==> flow/design.v <==
module decimator
               (
                clk,
                enable,
                rstn,
                filter_in,
                filter_out,
                ce_out
                );
  input   clk; 
  input   enable; 
  input   rstn; 
  input   [5:0] filter_in;  
  output  [20:0] filter_out;  
  output  ce_out; 
  reg  [3:0] cur_count;  
  wire phase_1;  
  reg  ce_out_reg;  
  reg  signed [5:0] input_register;  
  wire signed [5:0] section_in1;  
  wire signed [20:0] section_cast1;  
  wire signed [20:0] sum1;  
  reg  signed [20:0] section_out1;  
  wire signed [20:0] add_cast;  
  wire signed [20:0] add_cast_1;  
  wire signed [21:0] add_temp;  
  wire signed [20:0] section_in2;  
  wire signed [20:0] sum2;  
  reg  signed [20:0] section_out2;  
  wire signed [20:0] add_cast_2;  
  wire signed [20:0] add_cast_3;  
  wire signed [21:0] add_temp_1;  
  wire signed [20:0] section_in3;  
  wire signed [20:0] sum3;  
  reg  signed [20:0] section_out3;  
  wire signed [20:0] add_cast_4;  
  wire signed [20:0] add_cast_5;  
  wire signed [21:0] add_temp_2;  
  wire signed [20:0] section_in4;  
  wire signed [20:0] diff1;  
  wire signed [20:0] section_out4;  
  wire signed [20:0] sub_cast;  
  wire signed [20:0] sub_cast_1;  
  wire signed [21:0] sub_temp;  
  reg  signed [20:0] int_delay_pipe [0:1] ;  
  wire signed [20:0] section_in5;  
  wire signed [20:0] diff2;  
  wire signed [20:0] section_out5;  
  wire signed [20:0] sub_cast_2;  
  wire signed [20:0] sub_cast_3;  
  wire signed [21:0] sub_temp_1;  
  reg  signed [20:0] int_delay_pipe_1 [0:1] ;  
  wire signed [20:0] section_in6;  
  wire signed [20:0] diff3;  
  wire signed [20:0] section_out6;  
  wire signed [20:0] sub_cast_4;  
  wire signed [20:0] sub_cast_5;  
  wire signed [21:0] sub_temp_2;  
  reg  signed [20:0] int_delay_pipe_2 [0:1] ;  
  reg  signed [20:0] output_register;  
  always @ (posedge clk or negedge rstn)
    begin: ce_output
      if (rstn == 1'b0) begin
        cur_count <= 4'b0000;
      end
      else begin
        if (enable == 1'b1) begin
          if (cur_count == 4'b1111) begin
            cur_count <= 4'b0000;
          end
          else begin
            cur_count <= cur_count + 1'b1;
          end
        end
      end
    end  
  assign  phase_1 = (cur_count == 4'b0001 && enable == 1'b1)? 1'b1 : 1'b0;
  always @ (posedge clk or negedge rstn)
    begin: ce_output_register
      if (rstn == 1'b0) begin
        ce_out_reg <= 1'b0;
      end
      else begin
          ce_out_reg <= phase_1;
      end
    end  
  always @ (posedge clk or negedge rstn)
    begin: input_reg_process
      if (rstn == 1'b0) begin
        input_register <= 0;
      end
      else begin
        if (enable == 1'b1) begin
          input_register <= filter_in;
        end
      end
    end  
  assign section_in1 = input_register;
  assign section_cast1 = $signed({{15{section_in1[5]}}, section_in1});
  assign add_cast = section_cast1;
  assign add_cast_1 = section_out1;
  assign add_temp = add_cast + add_cast_1;
  assign sum1 = add_temp[20:0];
  always @ (posedge clk or negedge rstn)
    begin: integrator_delay_section1
      if (rstn == 1'b0) begin
        section_out1 <= 0;
      end
      else begin
        if (enable == 1'b1) begin
          section_out1 <= sum1;
        end
      end
    end  
  assign section_in2 = section_out1;
  assign add_cast_2 = section_in2;
  assign add_cast_3 = section_out2;
  assign add_temp_1 = add_cast_2 + add_cast_3;
  assign sum2 = add_temp_1[20:0];
  always @ (posedge clk or negedge rstn)
    begin: integrator_delay_section2
      if (rstn == 1'b0) begin
        section_out2 <= 0;
      end
      else begin
        if (enable == 1'b1) begin
          section_out2 <= sum2;
        end
      end
    end  
  assign section_in3 = section_out2;
  assign add_cast_4 = section_in3;
  assign add_cast_5 = section_out3;
  assign add_temp_2 = add_cast_4 + add_cast_5;
  assign sum3 = add_temp_2[20:0];
  always @ (posedge clk or negedge rstn)
    begin: integrator_delay_section3
      if (rstn == 1'b0) begin
        section_out3 <= 0;
      end
      else begin
        if (enable == 1'b1) begin
          section_out3 <= sum3;
        end
      end
    end  
  assign section_in4 = section_out3;
  assign sub_cast = section_in4;
  assign sub_cast_1 = diff1;
  assign sub_temp = sub_cast - sub_cast_1;
  assign section_out4 = sub_temp[20:0];
  always @ (posedge clk or negedge rstn)
    begin: comb_delay_section4
      if (rstn == 1'b0) begin
        int_delay_pipe[0] <= 21'b000000000000000000000;
        int_delay_pipe[1] <= 21'b000000000000000000000;
      end
      else begin
        if (phase_1 == 1'b1) begin
          int_delay_pipe[1] <= int_delay_pipe[0];
          int_delay_pipe[0] <= section_in4;
        end
      end
    end  
  assign diff1 = int_delay_pipe[1];
  assign section_in5 = section_out4;
  assign sub_cast_2 = section_in5;
  assign sub_cast_3 = diff2;
  assign sub_temp_1 = sub_cast_2 - sub_cast_3;
  assign section_out5 = sub_temp_1[20:0];
  always @ (posedge clk or negedge rstn)
    begin: comb_delay_section5
      if (rstn == 1'b0) begin
        int_delay_pipe_1[0] <= 21'b000000000000000000000;
        int_delay_pipe_1[1] <= 21'b000000000000000000000;
      end
      else begin
        if (phase_1 == 1'b1) begin
          int_delay_pipe_1[1] <= int_delay_pipe_1[0];
          int_delay_pipe_1[0] <= section_in5;
        end
      end
    end  
  assign diff2 = int_delay_pipe_1[1];
  assign section_in6 = section_out5;
  assign sub_cast_4 = section_in6;
  assign sub_cast_5 = diff3;
  assign sub_temp_2 = sub_cast_4 - sub_cast_5;
  assign section_out6 = sub_temp_2[20:0];
  always @ (posedge clk or negedge rstn)
    begin: comb_delay_section6
      if (rstn == 1'b0) begin
        int_delay_pipe_2[0] <= 21'b000000000000000000000;
        int_delay_pipe_2[1] <= 21'b000000000000000000000;
      end
      else begin
        if (phase_1 == 1'b1) begin
          int_delay_pipe_2[1] <= int_delay_pipe_2[0];
          int_delay_pipe_2[0] <= section_in6;
        end
      end
    end  
  assign diff3 = int_delay_pipe_2[1];
  always @ (posedge clk or negedge rstn)
    begin: output_reg_process
      if (rstn == 1'b0) begin
        output_register <= 0;
      end
      else begin
        if (phase_1 == 1'b1) begin
          output_register <= section_out6;
        end
      end
    end  
  assign ce_out = ce_out_reg;
  assign filter_out = output_register;
endmodule   
`timescale 1 ns / 1 ns
module loop_filter
          (
           clk,
           rstn,
           enable,
           filter_in,
           ceout,
           filter_out,
           a2,a3,b1,b2
          );
  input   clk;
  input   rstn;
  input   enable;
  input   signed [15:0] filter_in;   
  output  ceout;
  output  signed [15:0] filter_out;   
  input signed [17:0] a2,a3,b1,b2;
  wire enb_1_16_0;
  wire signed [33:0] b_1_out1;   
  wire signed [33:0] b_2_out1;   
  wire signed [15:0] CastCAS_out1;   
  wire signed [33:0] a_2_out1;   
  wire signed [33:0] a_3_out1;   
  wire signed [15:0] CastStates3_out1;   
  reg signed [15:0] BodyDelay3_out1;   
  wire signed [36:0] BodyLSum2_sub_cast;   
  wire signed [37:0] BodyLSum2_sub_cast_1;   
  wire signed [36:0] BodyLSum2_sub_cast_2;   
  wire signed [37:0] BodyLSum2_sub_cast_3;   
  wire signed [37:0] BodyLSum2_sub_temp;   
  wire signed [36:0] BodyLSum2_out1;   
  wire signed [37:0] BodyRSum2_sub_cast;   
  wire signed [36:0] BodyRSum2_sub_cast_1;   
  wire signed [37:0] BodyRSum2_sub_cast_2;   
  wire signed [37:0] BodyRSum2_sub_temp;   
  wire signed [36:0] BodyRSum2_out1;   
  wire signed [15:0] CastStates2_out1;   
  reg signed [15:0] BodyDelay2_out1;   
  wire signed [36:0] HeadSum1_add_cast;   
  wire signed [37:0] HeadSum1_add_cast_1;   
  wire signed [36:0] HeadSum1_add_cast_2;   
  wire signed [37:0] HeadSum1_add_cast_3;   
  wire signed [37:0] HeadSum1_add_temp;   
  wire signed [36:0] HeadSum1_out1;   
  assign b_1_out1 = b1 * filter_in;
  assign b_2_out1 = b2 * filter_in;
  assign enb_1_16_0 = enable;
  assign a_2_out1 = a2 * CastCAS_out1;
  assign a_3_out1 = a3 * CastCAS_out1;
  assign CastStates3_out1 = {{3{a_3_out1[33]}}, a_3_out1[33:21]};
  always @(posedge clk or negedge rstn)
    begin : BodyDelay3_process
      if (rstn == 1'b0) begin
        BodyDelay3_out1 <= 16'sb0000000000000000;
      end
      else begin
        if (enb_1_16_0) begin
          BodyDelay3_out1 <= CastStates3_out1;
        end
      end
    end
  assign BodyLSum2_sub_cast = {{2{b_2_out1[33]}}, {b_2_out1, 1'b0}};
  assign BodyLSum2_sub_cast_1 = BodyLSum2_sub_cast;
  assign BodyLSum2_sub_cast_2 = {BodyDelay3_out1, 21'b000000000000000000000};
  assign BodyLSum2_sub_cast_3 = BodyLSum2_sub_cast_2;
  assign BodyLSum2_sub_temp = BodyLSum2_sub_cast_1 - BodyLSum2_sub_cast_3;
  assign BodyLSum2_out1 = ((BodyLSum2_sub_temp[37] == 1'b0) && (BodyLSum2_sub_temp[36] != 1'b0) ? 37'sh0FFFFFFFFF :
              ((BodyLSum2_sub_temp[37] == 1'b1) && (BodyLSum2_sub_temp[36] != 1'b1) ? 37'sh1000000000 :
              $signed(BodyLSum2_sub_temp[36:0])));
  assign BodyRSum2_sub_cast = BodyLSum2_out1;
  assign BodyRSum2_sub_cast_1 = a_2_out1;
  assign BodyRSum2_sub_cast_2 = BodyRSum2_sub_cast_1;
  assign BodyRSum2_sub_temp = BodyRSum2_sub_cast - BodyRSum2_sub_cast_2;
  assign BodyRSum2_out1 = ((BodyRSum2_sub_temp[37] == 1'b0) && (BodyRSum2_sub_temp[36] != 1'b0) ? 37'sh0FFFFFFFFF :
              ((BodyRSum2_sub_temp[37] == 1'b1) && (BodyRSum2_sub_temp[36] != 1'b1) ? 37'sh1000000000 :
              $signed(BodyRSum2_sub_temp[36:0])));
  assign CastStates2_out1 = ((BodyRSum2_out1[36] == 1'b0) && (BodyRSum2_out1[35:21] == 15'b111111111111111) ? 16'sb0111111111111111 :
              $signed(BodyRSum2_out1[36:21]));
  always @(posedge clk or negedge rstn)
    begin : BodyDelay2_process
      if (rstn == 1'b0) begin
        BodyDelay2_out1 <= 16'sb0000000000000000;
      end
      else begin
        if (enb_1_16_0) begin
          BodyDelay2_out1 <= CastStates2_out1;
        end
      end
    end
  assign HeadSum1_add_cast = {{2{b_1_out1[33]}}, {b_1_out1, 1'b0}};
  assign HeadSum1_add_cast_1 = HeadSum1_add_cast;
  assign HeadSum1_add_cast_2 = {BodyDelay2_out1, 21'b000000000000000000000};
  assign HeadSum1_add_cast_3 = HeadSum1_add_cast_2;
  assign HeadSum1_add_temp = HeadSum1_add_cast_1 + HeadSum1_add_cast_3;
  assign HeadSum1_out1 = ((HeadSum1_add_temp[37] == 1'b0) && (HeadSum1_add_temp[36] != 1'b0) ? 37'sh0FFFFFFFFF :
              ((HeadSum1_add_temp[37] == 1'b1) && (HeadSum1_add_temp[36] != 1'b1) ? 37'sh1000000000 :
              $signed(HeadSum1_add_temp[36:0])));
  assign CastCAS_out1 = ((HeadSum1_out1[36] == 1'b0) && (HeadSum1_out1[35:31] != 5'b00000) ? 16'sb0111111111111111 :
              ((HeadSum1_out1[36] == 1'b1) && (HeadSum1_out1[35:31] != 5'b11111) ? 16'sb1000000000000000 :
              $signed(HeadSum1_out1[31:16])));
  assign filter_out = CastCAS_out1;
  assign ceout = enable;
endmodule   
module dlf_core (
   input             clk,
   input             rstn,
   input             dlf_en,
   input  [4:0]      tdc_dout,
   input  [17:0]     dlf_a2,
   input  [17:0]     dlf_a3,
   input  [17:0]     dlf_b1,
   input  [17:0]     dlf_b2,
   input  [14:0]     dlf_sdm_nc_in,
   output [15:0]     dlf_out,
   output            dlf_valid
   );
   wire signed [5:0]  dec_in;
   wire signed [20:0] dec_out;
   wire signed [15:0] dec_out_slc;
   wire signed [15:0] dlf_sdm_nc_in_ext;
   wire signed [15:0] dlf_in;
   wire signed [15:0] lf_out;
   wire               dec_ce;
   reg  [15:0]        dlf_out_r;
   reg                dlf_valid_r;
   assign dec_in = tdc_dout - 6'sd16;
   assign dlf_sdm_nc_in_ext = {1'b0,dlf_sdm_nc_in};
   assign dec_out_slc = dec_out[20:5];
   assign dlf_in = dec_out_slc - dlf_sdm_nc_in_ext;
   decimator decimator_1(
			 .clk(clk),
			 .enable(dlf_en),
			 .rstn(rstn),
			 .filter_in(dec_in),
			 .filter_out(dec_out),
			 .ce_out(dec_ce)
			 );
   loop_filter loop_filter_1(
			     .clk(clk),
			     .rstn(rstn),
			     .enable(dec_ce),
			     .filter_in(dlf_in),
			     .ceout(),
			     .filter_out(lf_out),
			     .a2(dlf_a2),
			     .a3(dlf_a3),
			     .b1(dlf_b1),
			     .b2(dlf_b2)
			     );
   always @(posedge clk or negedge rstn) begin
      if (rstn == 1'b0) begin
	 dlf_out_r <= 16'd0;
	 dlf_valid_r <= 1'b0;
      end
      else begin
	 dlf_valid_r <= dec_ce;
	 if (dec_ce)
	   dlf_out_r <= lf_out;
      end
   end
   assign dlf_out = dlf_out_r;
   assign dlf_valid = dlf_valid_r;
endmodule
From RTL to reports: dlf_core
What the tools print for dlf_core, step after step.
Lines are those of the file above, counted from 1.
Cell names lack the library's common part.
The mark -- stands for no value.
- design top: dlf_core
- clock: clk
- cell library: sky130hd
- library corner: tt_025C_1v80

Elaborated design
Counts by Yosys on the flattened word-level netlist (proc, flatten, opt, wreduce). Print and check cells are left out.
- register bits: 267
- latch bits: 0
- memory bits (writable): 0
- memory bits (read-only) at 0
- word width x clocked read ports at 0
- memory cells at 0
- bits of input ports: 95
- output and inout port bits at 17
- noted elaborated cells: 67
- add/sub/neg operators at 12
- $mul at 4
- noted div/mod/pow operators: 0
- magnitude comparators: 0
- noted equality and inequality tests: 4
- shifts and indexed selects at 0
- muxes and demuxes: 11
- noted bitwise operators: 8
- noted reductions and logical operators: 11
- operator list (kind ; count):
    multiplier 18 x 16 -> 34 bit ; 4
    2-to-1 mux 37 bit ; 6
    subtractor 21 bit ; 3
    2-to-1 mux 16 bit ; 3
    adder 21 bit ; 2
    adder 35 x 37 -> 38 bit ; 1
    subtractor 37 x 34 -> 38 bit ; 1
    subtractor 35 x 34 -> 36 bit ; 1
    adder 6 x 21 -> 21 bit ; 1
    subtractor 16 bit ; 1
    == test 15 bit (second input constant) ; 1
    logical AND 1 bit ; 10
    inverter 1 bit ; 8
    subtractor 5 x 5 -> 6 bit (second input constant) ; 1
    inequality test 5 bit (second input constant) ; 1
    nonzero test 5 bit ; 1
    adder 4 x 1 -> 4 bit (second input constant) ; 1
    == test 4 x 1 -> 1 bit (second input constant) ; 1
    == test 4 bit (second input constant) ; 1
    2-to-1 mux 4 bit ; 1
    2-to-1 mux 1 bit ; 1

Longest topological paths
Yosys ltp: most cells in a row. Word level: on the elaborated netlist, between registers, memories and ports. Mapped: between sequential cells and ports; inverters and the memories' decode and read muxes count.
- depth in word-level cells: 20
- ABC_AREA: 0
- depth in mapped cells: 81

Mapped cells and area
The flow's flattened synthesis, as Yosys stat reports it; memories are mapped. The netlist is that of the ABC_AREA named above (0 if unset); the other value can give another one.
Totals and module areas in this step are rounded.
- cells by type (type ; count):
    fa_1 ; 1228
    dfrtp_1 ; 261
    ha_1 ; 518
    inv_1 ; 1477
    nand2_1 ; 972
    and2_1 ; 372
    xnor2_1 ; 142
    o21ai_0 ; 215
    clkbuf_1 ; 239
    nor2_1 ; 238
    a21oi_1 ; 159
    a21o_1 ; 96
    mux2_2 ; 58
    nand2b_1 ; 96
    xor2_1 ; 59
    nor2b_1 ; 82
    and3_1 ; 62
    nand3_1 ; 69
Not listed: further types 82, cells in them 413.
- cell count: 6756
- synthesis area at 61140 um^2
- area of sequential cells: 6531 um^2
- flip-flops: 261
By module: a second synthesis without flattening, with its own total; a netlist apart from the flattened one above.
- noted cell total of the unflattened synthesis: 6767
- area (unflattened synthesis) at 61590 um^2
Each row is one instance without its submodules.
- modules (module ; instances ; cells ; area (um^2) ; seq. area (um^2)):
    loop_filter ; 1 ; 5145 ; 46630 ; 725.7
    decimator ; 1 ; 1465 ; 13500 ; 5530
    dlf_core ; 1 ; 157 ; 1458 ; 425.4

Path before layout
OpenSTA on the mapped netlist: ideal clock, no wires. The path of least setup slack (recovery checks aside). Input and output delay are each 20% of the period. Register names are those of the netlist, which keeps one name where synthesis merged equal registers.
- path type: in2reg
- from: in dlf_sdm_nc_in[0]
- to: reg loop_filter_1.BodyDelay2_out1[14]
- noted period: 25.0 ns
- external input delay at 5.000 ns
- launch time at the first pin at 5.000 ns
- arrival: 21.306 ns
- required time: 24.879 ns
- slack at 3.573 ns
- path delay at 16.427 ns
- stages at 78
- path buffers: 5
- synthesis period reached at 21.427 ns
"path delay" is the arrival time less input delay plus setup time.
"stages" counts driving pins, that of a launching flip-flop among them; a cell with two outputs on the path counts twice.
"synthesis period reached" = period - worst setup slack (recovery checks aside). The figure is calculated, with input and output delays left at 20% of the set period.
Between the ends stands the longest chain of elaborated cells between them, by number of cells; it is not shown to be the way that was timed. Of several equally long chains one is given.
A line is the first line of the expression or statement that the cell stems from. Yosys adds cells for indexed reads and writes and turns some case tables into memories.
- path through: ha_1 > fa_1 > nor2b_1 > o21ai_0 > a21boi_1 > o21ai_0 > a21boi_1 > o21ai_0 > a21boi_1 > o21ai_0 > a21boi_1 > o21ai_0 > and3_1 > or3_1 > clkbuf_1 > clkbuf_1 > and2_1 > ha_1 > (+42 left out) > fa_1 > inv_1 > fa_1 > inv_1 > ha_1 > a21o_1 > a21oi_1 > nor2_1 > nor2_1 > nor2_1 > a2111oi_0 > o41ai_1 > a221o_1 > o21bai_1 > a21boi_1 > or4_1 > a21oi_1 > o2bb2ai_2
- noted cells in the longest elaborated chain: 20
- elaborated cells between the ends (all ways): 36
- RTL lines with such cells at 16
- classes of those cells: add/sub (4); mul (3); eq/ne (2); mux (9); logic (8); reduce/logical (10)
- RTL lines, path after synthesis (element ; RTL line ; RTL):
    from (decl) ; 331 ; input  [14:0]     dlf_sdm_nc_in,
    subtractor 16 bit ; 347 ; assign dlf_in = dec_out_slc - dlf_sdm_nc_in_ext;
    multiplier 18 x 16 -> 34 bit ; 263 ; assign b_1_out1 = b1 * filter_in;
    adder 35 x 37 -> 38 bit ; 312 ; assign HeadSum1_add_temp = HeadSum1_add_cast_1 + HeadSum1_add_cast_3;
    inverter 1 bit ; 314 ; ((HeadSum1_add_temp[37] == 1'b1) && (HeadSum1_add_temp[36] != 1'b1) ? 37'sh1000000000 :
    logical AND 1 bit ; 314 ;
    2-to-1 mux 37 bit ; 314 ;
    2-to-1 mux 37 bit ; 313 ; assign HeadSum1_out1 = ((HeadSum1_add_temp[37] == 1'b0) && (HeadSum1_add_temp[36] != 1'b0) ? 37'sh0FFFFFFFFF :
    (+6 left out) ; -- ;
    inverter 1 bit ; 293 ; ((BodyRSum2_sub_temp[37] == 1'b1) && (BodyRSum2_sub_temp[36] != 1'b1) ? 37'sh1000000000 :
    logical AND 1 bit ; 293 ;
    2-to-1 mux 37 bit ; 293 ;
    2-to-1 mux 37 bit ; 292 ; assign BodyRSum2_out1 = ((BodyRSum2_sub_temp[37] == 1'b0) && (BodyRSum2_sub_temp[36] != 1'b0) ? 37'sh0FFFFFFFF ...
    inverter 1 bit ; 295 ; assign CastStates2_out1 = ((BodyRSum2_out1[36] == 1'b0) && (BodyRSum2_out1[35:21] == 15'b111111111111111) ? 16 ...
    logical AND 1 bit ; 295 ;
    2-to-1 mux 16 bit ; 295 ;
    to (assign) ; 300 ; BodyDelay2_out1 <= 16'sb0000000000000000;
    to (assign) ; 304 ; BodyDelay2_out1 <= CastStates2_out1;
    to (decl) ; 256 ; reg signed [15:0] BodyDelay2_out1;

Timing after layout
Path of least setup slack in the final report of flow run A (OpenROAD, finished layout, wires in). Where an end is a register, its clock arrival counts in the times.
- path type: in2reg
- from: in dlf_sdm_nc_in[0]
- to: reg loop_filter_1.BodyDelay2_out1[10]
- noted period: 25.0 ns
- external input delay at 5.00 ns
- launch time at the first pin at 5.00 ns
- arrival: 24.17 ns
- required time: 25.50 ns
- slack at 1.33 ns
- stages at 72
- path buffers: 4
Between the ends stands the longest chain of elaborated cells between them, by number of cells; it is not shown to be the way that was timed. Of several equally long chains one is given.
- path through: clkdlybuf4s50_1 > ha_1 > fa_1 > nor2b_1 > o21ai_0 > a21boi_1 > o21ai_0 > a21boi_1 > o21ai_0 > a21boi_1 > o21ai_0 > a21boi_1 > o21ai_0 > nand2_1 > xor2_2 > nand2_1 > fa_1 > inv_1 > (+36 left out) > fa_1 > inv_1 > fa_1 > fa_1 > inv_1 > fa_1 > inv_1 > ha_1 > and3_1 > nand2_1 > nor3_1 > o21ai_0 > o31ai_1 > a21oi_1 > a21oi_1 > a21oi_1 > xnor2_1 > o221a_2
- noted cells in the longest elaborated chain: 20
- elaborated cells between the ends (all ways): 36
- RTL lines with such cells at 16
- classes of those cells: add/sub (4); mul (3); eq/ne (2); mux (9); logic (8); reduce/logical (10)
- RTL lines, path post-layout (element ; RTL line ; RTL):
    from (decl) ; 331 ; input  [14:0]     dlf_sdm_nc_in,
    subtractor 16 bit ; 347 ; assign dlf_in = dec_out_slc - dlf_sdm_nc_in_ext;
    multiplier 18 x 16 -> 34 bit ; 263 ; assign b_1_out1 = b1 * filter_in;
    adder 35 x 37 -> 38 bit ; 312 ; assign HeadSum1_add_temp = HeadSum1_add_cast_1 + HeadSum1_add_cast_3;
    inverter 1 bit ; 314 ; ((HeadSum1_add_temp[37] == 1'b1) && (HeadSum1_add_temp[36] != 1'b1) ? 37'sh1000000000 :
    logical AND 1 bit ; 314 ;
    2-to-1 mux 37 bit ; 314 ;
    2-to-1 mux 37 bit ; 313 ; assign HeadSum1_out1 = ((HeadSum1_add_temp[37] == 1'b0) && (HeadSum1_add_temp[36] != 1'b0) ? 37'sh0FFFFFFFFF :
    (+6 left out) ; -- ;
    inverter 1 bit ; 293 ; ((BodyRSum2_sub_temp[37] == 1'b1) && (BodyRSum2_sub_temp[36] != 1'b1) ? 37'sh1000000000 :
    logical AND 1 bit ; 293 ;
    2-to-1 mux 37 bit ; 293 ;
    2-to-1 mux 37 bit ; 292 ; assign BodyRSum2_out1 = ((BodyRSum2_sub_temp[37] == 1'b0) && (BodyRSum2_sub_temp[36] != 1'b0) ? 37'sh0FFFFFFFF ...
    inverter 1 bit ; 295 ; assign CastStates2_out1 = ((BodyRSum2_out1[36] == 1'b0) && (BodyRSum2_out1[35:21] == 15'b111111111111111) ? 16 ...
    logical AND 1 bit ; 295 ;
    2-to-1 mux 16 bit ; 295 ;
    to (assign) ; 300 ; BodyDelay2_out1 <= 16'sb0000000000000000;
    to (assign) ; 304 ; BodyDelay2_out1 <= CastStates2_out1;
    to (decl) ; 256 ; reg signed [15:0] BodyDelay2_out1;

FLOW RESULTS
============

3 stored runs of dlf_core in the flow (synthesis by Yosys, layout by OpenROAD, sky130hd cells), in arbitrary order. Constraints: input delay and output delay 20% of the set period each, output load 0.01 pF.
"clock period reached" = clock period - worst setup slack. The figure is calculated, with input and output delays left at 20% of the set period.
By "critical path time" is meant the share of the clock period that the worst setup path is allowed (20% is reserved at inputs, 20% at outputs), minus its slack. Clock arrival times at its registers enter into it.
Values from the reports are rounded here.

Flow run A

==> flow/run.sh <==
#!/bin/bash
# the make line also repeats the synthesis and layout settings of config.mk as NAME=value (left out here)
make -C /OpenROAD-flow-scripts/flow DESIGN_CONFIG=/design/flow/config.mk WORK_HOME=/design/flow/orfs CLKGATE_MAP_FILE= finish
==> flow/config.mk <==
export PLATFORM = sky130hd
export DESIGN_NAME = dlf_core
export DESIGN_NICKNAME = dlf_core
export VERILOG_FILES = /design/flow/design.v
export SDC_FILE = /design/flow/constraint.sdc
export NUM_CORES = 4
export LEC_CHECK = 0
export CAP_MARGIN = 20
export CORE_MARGIN = 2
export CORE_UTILIZATION = 40
export SLEW_MARGIN = 20
==> flow/constraint.sdc <==
create_clock -name core_clock -period 25.0 [get_ports {clk}]
set_input_delay 5.0000 -clock core_clock [delete_from_list [all_inputs] [get_ports {clk}]]
set_output_delay 5.0000 -clock core_clock [all_outputs]
set_load 0.01 [all_outputs]

Measured in flow run A:
- noted the post-layout utilization: 0.432
- noted the critical path time: 18.67 ns
- critical path kind: in2reg
- area of the synthesized netlist: 61140 um^2
- clock period reached: 23.672 ns
- worst setup slack after layout: 1.328 ns
- post-route worst hold slack: 0.461 ns
- noted the die outline area: 156000 um^2

Flow run B

==> flow/run.sh <==
#!/bin/bash
# the make line also repeats the synthesis and layout settings of config.mk as NAME=value (left out here)
make -C /OpenROAD-flow-scripts/flow DESIGN_CONFIG=/design/flow/config.mk WORK_HOME=/design/flow/orfs CLKGATE_MAP_FILE= finish
==> flow/config.mk <==
export PLATFORM = sky130hd
export DESIGN_NAME = dlf_core
export DESIGN_NICKNAME = dlf_core
export VERILOG_FILES = /design/flow/design.v
export SDC_FILE = /design/flow/constraint.sdc
export NUM_CORES = 4
export LEC_CHECK = 0
export CAP_MARGIN = 20
export CORE_MARGIN = 2
export CORE_UTILIZATION = 40
export MAX_ROUTING_LAYER = met4
export SLEW_MARGIN = 35
export TNS_END_PERCENT = 15
==> flow/constraint.sdc <==
create_clock -name core_clock -period 25.0 [get_ports {clk}]
set_input_delay 5.0000 -clock core_clock [delete_from_list [all_inputs] [get_ports {clk}]]
set_output_delay 5.0000 -clock core_clock [all_outputs]
set_load 0.01 [all_outputs]

Measured in flow run B:
- noted the post-layout utilization: 0.432
- clock period reached: 23.768 ns
- area of the synthesized netlist: 61140 um^2
- worst setup slack after layout: 1.232 ns
- noted the critical path time: 18.77 ns
- critical path kind: in2reg
- noted the die outline area: 156000 um^2
- post-route worst hold slack: 0.433 ns

Flow run C

==> flow/run.sh <==
#!/bin/bash
# the make line also repeats the synthesis and layout settings of config.mk as NAME=value (left out here)
make -C /OpenROAD-flow-scripts/flow DESIGN_CONFIG=/design/flow/config.mk WORK_HOME=/design/flow/orfs CLKGATE_MAP_FILE= finish
==> flow/config.mk <==
export PLATFORM = sky130hd
export DESIGN_NAME = dlf_core
export DESIGN_NICKNAME = dlf_core
export VERILOG_FILES = /design/flow/design.v
export SDC_FILE = /design/flow/constraint.sdc
export NUM_CORES = 4
export LEC_CHECK = 0
export CAP_MARGIN = 20
export CORE_MARGIN = 2
export CORE_UTILIZATION = 40
export SETUP_SLACK_MARGIN = -1.83
export SLEW_MARGIN = 20
==> flow/constraint.sdc <==
create_clock -name core_clock -period 24.1 [get_ports {clk}]
set_input_delay 4.8200 -clock core_clock [delete_from_list [all_inputs] [get_ports {clk}]]
set_output_delay 4.8200 -clock core_clock [all_outputs]
set_load 0.01 [all_outputs]

Measured in flow run C:
- post-route worst hold slack: 0.466 ns
- area of the synthesized netlist: 61140 um^2
- clock period reached: 23.583 ns
- noted the critical path time: 18.76 ns
- critical path kind: in2reg
- noted the die outline area: 156000 um^2
- worst setup slack after layout: 0.517 ns
- noted the post-layout utilization: 0.433
